==> flow/design.v <==
module cordic_step ( clock, ce, sin_in, cos_in, angle_in, t_angle, atan,
sin_out, cos_out, angle_out, t_angle_out );
parameter integer step = 0;  
parameter integer W = 12;  
input clock, ce;
input signed [W-1:0] sin_in, cos_in, angle_in, t_angle, atan;
output reg signed [W-1:0] sin_out, cos_out, angle_out, t_angle_out;
always @ (posedge clock)
begin
if( ce == 1'b1 )
begin
if(t_angle >= angle_in)
begin
cos_out <= cos_in - (sin_in >>> step);
sin_out <= ((cos_in >>> step) + sin_in);
angle_out <= angle_in + atan;
end
else if (t_angle < angle_in)
begin
cos_out <= cos_in + (sin_in >>> step);
sin_out <= -(cos_in >>> step) + sin_in;
angle_out <= angle_in - atan;
end
t_angle_out <= t_angle;
end  
end
endmodule
module mul_Kn(clock, ce, value_in, value_out, t_angle );
parameter integer W = 12;  
parameter FXP_SHIFT = 10;  
input clock, ce;
input signed[W-1:0] value_in, t_angle;
output reg signed[W-1:0] value_out;
reg signed [2*W-1:0] val, val_0, val_2, val_4, val_5, val_7, val_7_9_d, val_9;  
reg signed [2*W-1:0] val_0_2, val_4_5, val_7_9, val_0_2_4_5, val_0_2_4_5_7_9;  
always @ (posedge clock)
begin
if( ce == 1'b1 )
begin
val = value_in; val_0 <= val; val_2 <= val << 2; val_4 <= val << 4;
val_5 <= val << 5; val_7 <= val << 7; val_9 <= val << 9;
val_0_2 <= val_0 - val_2; val_4_5 <= val_4 - val_5; val_7_9 <= val_7 + val_9;
val_0_2_4_5 <= val_0_2 + val_4_5;
val_7_9_d <= val_7_9;  
val_0_2_4_5_7_9 = val_0_2_4_5 + val_7_9_d;
value_out <= val_0_2_4_5_7_9 >>> FXP_SHIFT;
end
end
endmodule
module cordic_pipeline_rtl( clock, reset, ce, angle_in, sin_out, cos_out, valid_out );
parameter integer W = 12;  
parameter FXP_MUL = 1024;  
parameter PIPE_LATENCY = 15;  
input clock, reset, ce;
input signed [W-1:0] angle_in;  
output signed [W-1:0] sin_out, cos_out;
output valid_out;
wire signed [11:0] atan[0:10];  
assign atan[0] = 12'sd804;
assign atan[1] = 12'sd475;
assign atan[2] = 12'sd251;
assign atan[3] = 12'sd127;
assign atan[4] = 12'sd64;
assign atan[5] = 12'sd32;
assign atan[6] = 12'sd16;
assign atan[7] = 12'sd8;
assign atan[8] = 12'sd4;
assign atan[9] = 12'sd2;
assign atan[10] = 12'sd1;
wire signed [W-1:0] sin_tab [0:11];
wire signed [W-1:0] cos_tab [0:11];
wire signed [W-1:0] t_angle_tab [0:11];  
wire signed [W-1:0] angle_tab [0:11];
reg unsigned [4:0] valid_cnt;  
always@(posedge clock)
begin
if ( reset == 1'b0 )
valid_cnt <= PIPE_LATENCY;  
else
if( ( valid_cnt != 0 ) && ( ce == 1'b1 ) )
valid_cnt <= valid_cnt - 1;  
end
assign valid_out = ( valid_cnt == 0 )? 1'b1 : 1'b0;  
assign cos_tab[0] = 1.0 * FXP_MUL;
assign sin_tab[0] = 0;
assign angle_tab[0] = 0;
assign t_angle_tab[0] = angle_in;
cordic_step #(0) cordic_step_0 ( clock, ce, sin_tab[0], cos_tab[0], angle_tab[0], t_angle_tab[0], atan[0],
sin_tab[1], cos_tab[1], angle_tab[1], t_angle_tab[1] );
cordic_step #(1) cordic_step_1 ( clock, ce, sin_tab[1], cos_tab[1], angle_tab[1], t_angle_tab[1], atan[1],
sin_tab[2], cos_tab[2], angle_tab[2], t_angle_tab[2] );
cordic_step #(2) cordic_step_2 ( clock, ce, sin_tab[2], cos_tab[2], angle_tab[2], t_angle_tab[2], atan[2],
sin_tab[3], cos_tab[3], angle_tab[3], t_angle_tab[3] );
cordic_step #(3) cordic_step_3 ( clock, ce, sin_tab[3], cos_tab[3], angle_tab[3], t_angle_tab[3], atan[3],
sin_tab[4], cos_tab[4], angle_tab[4], t_angle_tab[4] );
cordic_step #(4) cordic_step_4 ( clock, ce, sin_tab[4], cos_tab[4], angle_tab[4], t_angle_tab[4], atan[4],
sin_tab[5], cos_tab[5], angle_tab[5], t_angle_tab[5] );
cordic_step #(5) cordic_step_5 ( clock, ce, sin_tab[5], cos_tab[5], angle_tab[5], t_angle_tab[5], atan[5],
sin_tab[6], cos_tab[6], angle_tab[6], t_angle_tab[6] );
cordic_step #(6) cordic_step_6 ( clock, ce, sin_tab[6], cos_tab[6], angle_tab[6], t_angle_tab[6], atan[6],
sin_tab[7], cos_tab[7], angle_tab[7], t_angle_tab[7] );
cordic_step #(7) cordic_step_7 ( clock, ce, sin_tab[7], cos_tab[7], angle_tab[7], t_angle_tab[7], atan[7],
sin_tab[8], cos_tab[8], angle_tab[8], t_angle_tab[8] );
cordic_step #(8) cordic_step_8 ( clock, ce, sin_tab[8], cos_tab[8], angle_tab[8], t_angle_tab[8], atan[8],
sin_tab[9], cos_tab[9], angle_tab[9], t_angle_tab[9] );
cordic_step #(9) cordic_step_9 ( clock, ce, sin_tab[9], cos_tab[9], angle_tab[9], t_angle_tab[9], atan[9],
sin_tab[10], cos_tab[10], angle_tab[10], t_angle_tab[10] );
cordic_step #(10)cordic_step_10( clock, ce, sin_tab[10], cos_tab[10], angle_tab[10], t_angle_tab[10],
atan[10], sin_tab[11], cos_tab[11], angle_tab[11], t_angle_tab[11] );
mul_Kn mul_Kn_sin ( clock, ce, sin_tab[11], sin_out, t_angle_tab[11] );
mul_Kn mul_Kn_cos ( clock, ce, cos_tab[11], cos_out, t_angle_tab[11] );
endmodule
Ticket comment

* From RTL to reports: cordic_pipeline_rtl *
Tool output for the design above before and after an edit, in the order of the flow.
Lines under "unedited" count in the file above, lines under "edited" in the edited file.
"difference" is "edited" less "unedited", of the values as shown; "rel. change" is that difference over "unedited", in percent.
Operators carry their Yosys type and port widths (W data, S select, Z words).
Cell names lack the library's common part.
Not given: n/a

inputs
  top module = cordic_pipeline_rtl
  clock input = clock
  cell library = sky130hd
  timing corner = tt_025C_1v80

* Diff *
The edit as a unified diff against the file above.
A script made this edit. It changes what the design does and was not meant as an optimisation.

begin of diff
@@ -30,5 +30,5 @@
 parameter FXP_SHIFT = 10;  
 input clock, ce;
-input signed[W-1:0] value_in, t_angle;
+input signed[W/2-1:0] value_in, t_angle;
 output reg signed[W-1:0] value_out;
 reg signed [2*W-1:0] val, val_0, val_2, val_4, val_5, val_7, val_7_9_d, val_9;  
end of diff

* Word level *
Yosys after proc, flatten, opt, wreduce and memory -nomap, before mapping. Print and check cells are not counted.

bit counts
  what                         unedited  edited  difference  rel. change (%)
  flip-flop bits (word level)  849       717     -132        -15.55
  input port bits              15        15      0           0.00
  output and inout bits        25        25      0           0.00
  elaborated cells             252       252     0           0.00

cells by class
  what                              unedited  edited  difference  rel. change (%)
  add/subtract/negate cells         78        78      0           0.00
  magnitude comparators             22        22      0           0.00
  muxes and demuxes                 61        61      0           0.00
  reductions and logical operators  25        25      0           0.00

operators by type and width
  kind                     unedited  edited  difference  rel. change (%)
  $mux W12                 60        56      -4          -6.67
  $mux W6                  0         4       +4          n/a
  $add A15 B18 Y19         2         0       -2          -100.00
  $add A19 B21 Y22         2         0       -2          -100.00
  $add A22 B22 Y22         2         0       -2          -100.00
  $sub A12 B14 Y15         2         0       -2          -100.00
  $sub A16 B17 Y18         2         0       -2          -100.00
  $add A13 B15 Y16         0         2       +2          n/a
  $add A22 B16 Y22         0         2       +2          n/a
  $add A9 B12 Y13          0         2       +2          n/a
  $sub A10 B11 Y12         0         2       +2          n/a
  $sub A6 B8 Y9            0         2       +2          n/a
  $add A12 B12 Y12         9         8       -1          -11.11
  $add A12 B2 Y12          1         0       -1          -100.00
  $add A2 B12 Y12          1         0       -1          -100.00
  $neg A2 Y12              1         0       -1          -100.00
  $sub A12 B2 Y12          1         0       -1          -100.00
  $add A2 B6 Y6            0         1       +1          n/a
  $add A6 B2 Y6            0         1       +1          n/a
  $add A6 B6 Y6            0         1       +1          n/a
  $neg A2 Y6               0         1       +1          n/a
  $sub A6 B2 Y6            0         1       +1          n/a
  $reduce_and A2 Y1        11        11      0           0.00
  $reduce_bool A2 Y1       11        11      0           0.00
  $ge A12 B12 Y1           10        10      0           0.00
  $lt A12 B12 Y1           10        10      0           0.00
  $add A12 B8 Y12 const B  2         2       0           0.00
  $sub A12 B8 Y12 const B  2         2       0           0.00

Not every row of either side is listed.

* Depth *
Depth = most cells in a row (Yosys ltp): at word level without a register or memory, in the mapped netlist without a sequential cell, where the memories' decode and read muxes count.

logic depth
  what                           unedited  edited  difference  rel. change (%)
  depth after elaboration        4         4       0           0.00
  ABC_AREA                       0         0       n/a         n/a
  gate-level depth with buffers  22        21      -1          -4.55
  gate-level depth less buffers  21        20      -1          -4.76

* Mapped cells and area *
Yosys stat after the flow's synthesis: flattened, memories mapped to cells. It holds for the ABC_AREA given above (unset counts as 0); a run with the other value may have another netlist.

cells by type
  cell type  unedited  edited  difference  rel. change (%)
  inv_1      347       254     -93         -26.80
  edfxtp_1   591       499     -92         -15.57
  nor2_1     200       133     -67         -33.50
  ha_1       455       393     -62         -13.63
  xnor2_1    240       188     -52         -21.67
  o21bai_1   63        29      -34         -53.97
  nand2_1    115       84      -31         -26.96
  nor3_1     70        41      -29         -41.43
  a31oi_1    24        7       -17         -70.83
  a21boi_0   21        5       -16         -76.19
  nand3_1    29        18      -11         -37.93
  xor2_1     79        89      +10         +12.66
  a21oi_1    197       188     -9          -4.57
  and2_1     9         2       -7          -77.78
  nand2b_1   15        21      +6          +40.00
  a221oi_1   7         1       -6          -85.71
  nor2b_1    37        32      -5          -13.51
  nand4_1    11        6       -5          -45.45

Not every row of either side is listed.

mapped netlist
  what                             unedited  edited   difference  rel. change (%)
  cells in the netlist             2975      2407     -568        -19.09
  cell area after synthesis (um2)  35373.9   29378.2  -5995.7     -16.95
  sequential area (um2)            17847.1   15084.5  -2762.6     -15.48
  mapped flip-flops                596       504      -92         -15.44
  buffer cells                     37        32       -5          -13.51

By module: a second synthesis without flattening, with its own total; a netlist apart from the flattened one above.

unflattened totals
  what                                unedited  edited   difference  rel. change (%)
  cells (unflattened synthesis)       4868      4430     -438        -9.00
  area (unflattened synthesis) (um2)  52026.1   47281.6  -4744.5     -9.12

Rows give one instance, submodules left out.

by module, unedited
  module                 instances  cells  area (um2)  sequential area (um2)
  mul_Kn                 2          401    4993.5      2702.6
  cordic_step (step=0)   1          449    4200.3      1411.4
  cordic_step (step=2)   1          393    3911.3      1441.4
  cordic_step (step=7)   1          371    3857.4      1441.4
  cordic_step (step=3)   1          381    3844.9      1441.4
  cordic_step (step=6)   1          371    3834.9      1441.4
  cordic_step (step=5)   1          368    3833.7      1441.4
  cordic_step (step=1)   1          354    3813.7      1441.4
  cordic_step (step=4)   1          365    3756.1      1441.4
  cordic_step (step=9)   1          338    3654.8      1441.4
  cordic_step (step=8)   1          334    3602.2      1441.4
  cordic_step (step=10)  1          311    3442.1      1441.4
  cordic_pipeline_rtl    1          31     287.8       100.1

by module, edited
  module                 instances  cells  area (um2)  sequential area (um2)
  mul_Kn                 2          182    2621.3      1621.6
  cordic_step (step=0)   1          449    4200.3      1411.4
  cordic_step (step=2)   1          393    3911.3      1441.4
  cordic_step (step=7)   1          371    3857.4      1441.4
  cordic_step (step=3)   1          381    3844.9      1441.4
  cordic_step (step=6)   1          371    3834.9      1441.4
  cordic_step (step=5)   1          368    3833.7      1441.4
  cordic_step (step=1)   1          354    3813.7      1441.4
  cordic_step (step=4)   1          365    3756.1      1441.4
  cordic_step (step=9)   1          338    3654.8      1441.4
  cordic_step (step=8)   1          334    3602.2      1441.4
  cordic_step (step=10)  1          311    3442.1      1441.4
  cordic_pipeline_rtl    1          31     287.8       100.1

* Worst setup path after synthesis *
Path of least setup slack by OpenSTA after synthesis, without wires, with an ideal clock, recovery checks aside; 20% of the period is set as input and as output delay. Where synthesis merged equal registers, the netlist keeps one of their names.

path after synthesis
  what                           unedited                             edited                                  difference  rel. change (%)
  path type                      flip-flop to flip-flop               flip-flop to flip-flop                  n/a         n/a
  start                          register cordic_step_6.angle_out[7]  register cordic_step_8.t_angle_out[11]  n/a         n/a
  end                            register cordic_step_7.sin_out[11]   register cordic_step_9.sin_out[10]      n/a         n/a
  clock period (ns)              4.5                                  4.5                                     0.0         0.00
  library setup time (ns)        0.258                                0.258                                   0.000       n/a
  time at the first pin (ns)     0.000                                0.000                                   0.000       n/a
  data arrival time (ns)         4.021                                4.244                                   +0.223      +5.55
  data required time (ns)        4.242                                4.242                                   0.000       0.00
  slack (ns)                     0.222                                -0.001                                  -0.223      n/a
  delay of the path (ns)         4.279                                4.502                                   +0.223      +5.21
  stages on the path             20                                   18                                      -2          -10.00
  buffers on the path            1                                    2                                       +1          +100.00
  synthesis period reached (ns)  4.278                                4.501                                   +0.223      +5.21

"delay of the path" = arrival - input delay + setup time.
"stages on the path" counts driving pins, that of a launching flip-flop among them; a cell with two outputs on the path counts twice.
"synthesis period reached" = period - worst setup slack (recovery checks aside). The figure is calculated, with input and output delays left at 20% of the set period.
The rows between start and end are the longest chain of elaborated cells between them; the timing report does not say that the signal goes this way. Where chains are equally long, one stands for them.
Each line given opens the expression or statement behind the cell; cells for indexed reads and writes are added by Yosys, which also makes memories of some case tables.
unedited: Ways into the end's enable are left out, as the timed path ends at the data pin.

on the way, after synthesis, unedited
  cells stage by stage = edfxtp_1 inv_1 ha_1 a21o_1 a21o_1 a2111oi_0 o21ai_1 nand2_1 buf_1 o21ai_0 ha_1 a21o_1 a21oi_1 o21bai_1 a21oi_1 nor2b_1 o2111ai_1 nand3_1 o41a_1 xnor2_1
  length of the longest elaborated chain = 3
  elaborated cells between the ends (all ways) = 4
  source lines of those cells = 2
  classes of those cells = compare (2); mux (2)

ends and longest elaborated chain, after synthesis, unedited
  what                line  source
  start: declaration  7     output reg signed [W-1:0] sin_out, cos_out, angle_out, t_angle_out;
  start: assignment   16    angle_out <= angle_in + atan;
  start: assignment   22    angle_out <= angle_in - atan;
  $lt A12 B12 Y1      18    else if (t_angle < angle_in)
  $mux W12            18
  $mux W12            12    if(t_angle >= angle_in)
  end: assignment     15    sin_out <= ((cos_in >>> step) + sin_in);
  end: assignment     21    sin_out <= -(cos_in >>> step) + sin_in;
  end: declaration    7

edited: Ways into the end's enable are left out, as the timed path ends at the data pin.

on the way, after synthesis, edited
  cells stage by stage = edfxtp_1 ha_1 buf_2 nand4_1 a211oi_1 nor3_2 o21ai_1 clkbuf_1 o21ai_0 fa_1 a21o_1 a21oi_1 o21bai_1 a21o_1 a211o_1 a31o_2 a21oi_1 xnor2_1
  length of the longest elaborated chain = 3
  elaborated cells between the ends (all ways) = 4
  source lines of those cells = 2
  classes of those cells = compare (2); mux (2)

ends and longest elaborated chain, after synthesis, edited
  what                line  source
  start: declaration  7     output reg signed [W-1:0] sin_out, cos_out, angle_out, t_angle_out;
  start: assignment   24    t_angle_out <= t_angle;
  $lt A12 B12 Y1      18    else if (t_angle < angle_in)
  $mux W12            18
  $mux W12            12    if(t_angle >= angle_in)
  end: assignment     15    sin_out <= ((cos_in >>> step) + sin_in);
  end: assignment     21    sin_out <= -(cos_in >>> step) + sin_in;
  end: declaration    7

* Path in the finished layout *
Path of least setup slack in the final report of each run of pair A (OpenROAD, finished layout, wires in). Where an end is a register, its clock arrival counts in the times.

path post-layout
  what                        unedited                               edited                                 difference  rel. change (%)
  path type                   flip-flop to flip-flop                 flip-flop to flip-flop                 n/a         n/a
  start                       register cordic_step_4.t_angle_out[1]  register cordic_step_4.t_angle_out[1]  n/a         n/a
  end                         register cordic_step_5.cos_out[11]     register cordic_step_5.cos_out[11]     n/a         n/a
  clock period (ns)           4.26                                   4.26                                   0.00        0.00
  library setup time (ns)     0.25                                   0.25                                   0.00        n/a
  time at the first pin (ns)  0.63                                   0.61                                   -0.02       -3.17
  data arrival time (ns)      4.41                                   4.46                                   +0.05       +1.13
  data required time (ns)     4.63                                   4.61                                   -0.02       -0.43
  slack (ns)                  0.21                                   0.15                                   -0.06       n/a
  stages on the path          21                                     19                                     -2          -9.52
  buffers on the path         2                                      0                                      -2          -100.00

The rows between start and end are the longest chain of elaborated cells between them; the timing report does not say that the signal goes this way. Where chains are equally long, one stands for them.
unedited: Ways into the end's enable are left out, as the timed path ends at the data pin.

on the way, post-layout, unedited
  cells stage by stage = edfxtp_1 ha_1 a21o_1 a21o_1 a21oi_1 o21ai_0 buf_4 nand3_1 a41oi_2 buf_6 mux2_2 ha_1 o21a_1 o21a_1 o21ai_1 nand2b_1 nand3_1 a31oi_1 a21o_1 a21oi_2 xnor2_1
  length of the longest elaborated chain = 3
  elaborated cells between the ends (all ways) = 4
  source lines of those cells = 2
  classes of those cells = compare (2); mux (2)

ends and longest elaborated chain, post-layout, unedited
  what                line  source
  start: declaration  7     output reg signed [W-1:0] sin_out, cos_out, angle_out, t_angle_out;
  start: assignment   24    t_angle_out <= t_angle;
  $lt A12 B12 Y1      18    else if (t_angle < angle_in)
  $mux W12            18
  $mux W12            12    if(t_angle >= angle_in)
  end: assignment     14    cos_out <= cos_in - (sin_in >>> step);
  end: assignment     20    cos_out <= cos_in + (sin_in >>> step);
  end: declaration    7

edited: Ways into the end's enable are left out, as the timed path ends at the data pin.

on the way, post-layout, edited
  cells stage by stage = edfxtp_1 ha_1 a21o_1 a21oi_2 o21ai_1 a221o_1 a31o_4 inv_4 nor2_1 a21o_1 ha_4 o21a_1 o21a_1 o21a_1 o21ai_2 a21boi_2 o41ai_4 o31ai_2 xnor2_1
  length of the longest elaborated chain = 3
  elaborated cells between the ends (all ways) = 4
  source lines of those cells = 2
  classes of those cells = compare (2); mux (2)

ends and longest elaborated chain, post-layout, edited
  what                line  source
  start: declaration  7     output reg signed [W-1:0] sin_out, cos_out, angle_out, t_angle_out;
  start: assignment   24    t_angle_out <= t_angle;
  $lt A12 B12 Y1      18    else if (t_angle < angle_in)
  $mux W12            18
  $mux W12            12    if(t_angle >= angle_in)
  end: assignment     14    cos_out <= cos_in - (sin_in >>> step);
  end: assignment     20    cos_out <= cos_in + (sin_in >>> step);
  end: declaration    7

* Layout results *
Runs of the flow (Yosys, OpenROAD) on both versions; the two runs of a pair have the same settings. The constraints put input and output delay at 20% of the set period each and load the outputs with 0.01 pF.

settings, pair A
  CORE_UTILIZATION = 40
  period_ns = 4.26
  CAP_MARGIN = 20
  CORE_MARGIN = 2
  SLEW_MARGIN = 20

final reports, pair A
  what                                       unedited  edited   difference  rel. change (%)
  area of the synthesized netlist (um2)      35373.9   29378.2  -5995.7     -16.95
  total die area (um2)                       90829.9   75630.5  -15199.4    -16.73
  standard-cell area after layout (um2)      40757.8   33322.0  -7435.8     -18.24
  utilization of the finished layout         0.463     0.458    -0.005      n/a
  worst setup slack after layout (ns)        0.213     0.153    -0.060      n/a
  total negative slack on setup checks (ns)  0.000     0.000    0.000       n/a
  worst-case hold slack (ns)                 0.410     0.415    +0.005      n/a
  clock period achieved (ns)                 4.047     4.107    +0.060      +1.48

settings, pair B
  ABC_AREA = 1
  CORE_UTILIZATION = 27
  GPL_TIMING_DRIVEN = 0
  MAX_ROUTING_LAYER = met4
  PLACE_DENSITY_LB_ADDON = 0.07
  SETUP_SLACK_MARGIN = 1.27
  TNS_END_PERCENT = 30
  period_ns = 4.51
  CAP_MARGIN = 20
  CORE_MARGIN = 2
  SLEW_MARGIN = 20

final reports, pair B
  what                                       unedited  edited    difference  rel. change (%)
  area of the synthesized netlist (um2)      35775.6   29912.4   -5863.2     -16.39
  total die area (um2)                       135431.0  113465.0  -21966.0    -16.22
  standard-cell area after layout (um2)      46430.8   39422.8   -7008.0     -15.09
  utilization of the finished layout         0.353     0.358     +0.005      n/a
  worst setup slack after layout (ns)        0.824     0.838     +0.014      n/a
  total negative slack on setup checks (ns)  0.000     0.000     0.000       n/a
  worst-case hold slack (ns)                 0.413     0.413     0.000       n/a
  clock period achieved (ns)                 3.686     3.672     -0.014      -0.38

By "clock period achieved" is meant the clock period of the run minus its worst setup slack. This is arithmetic on one report: input and output delays are still those of the set period (20% each).
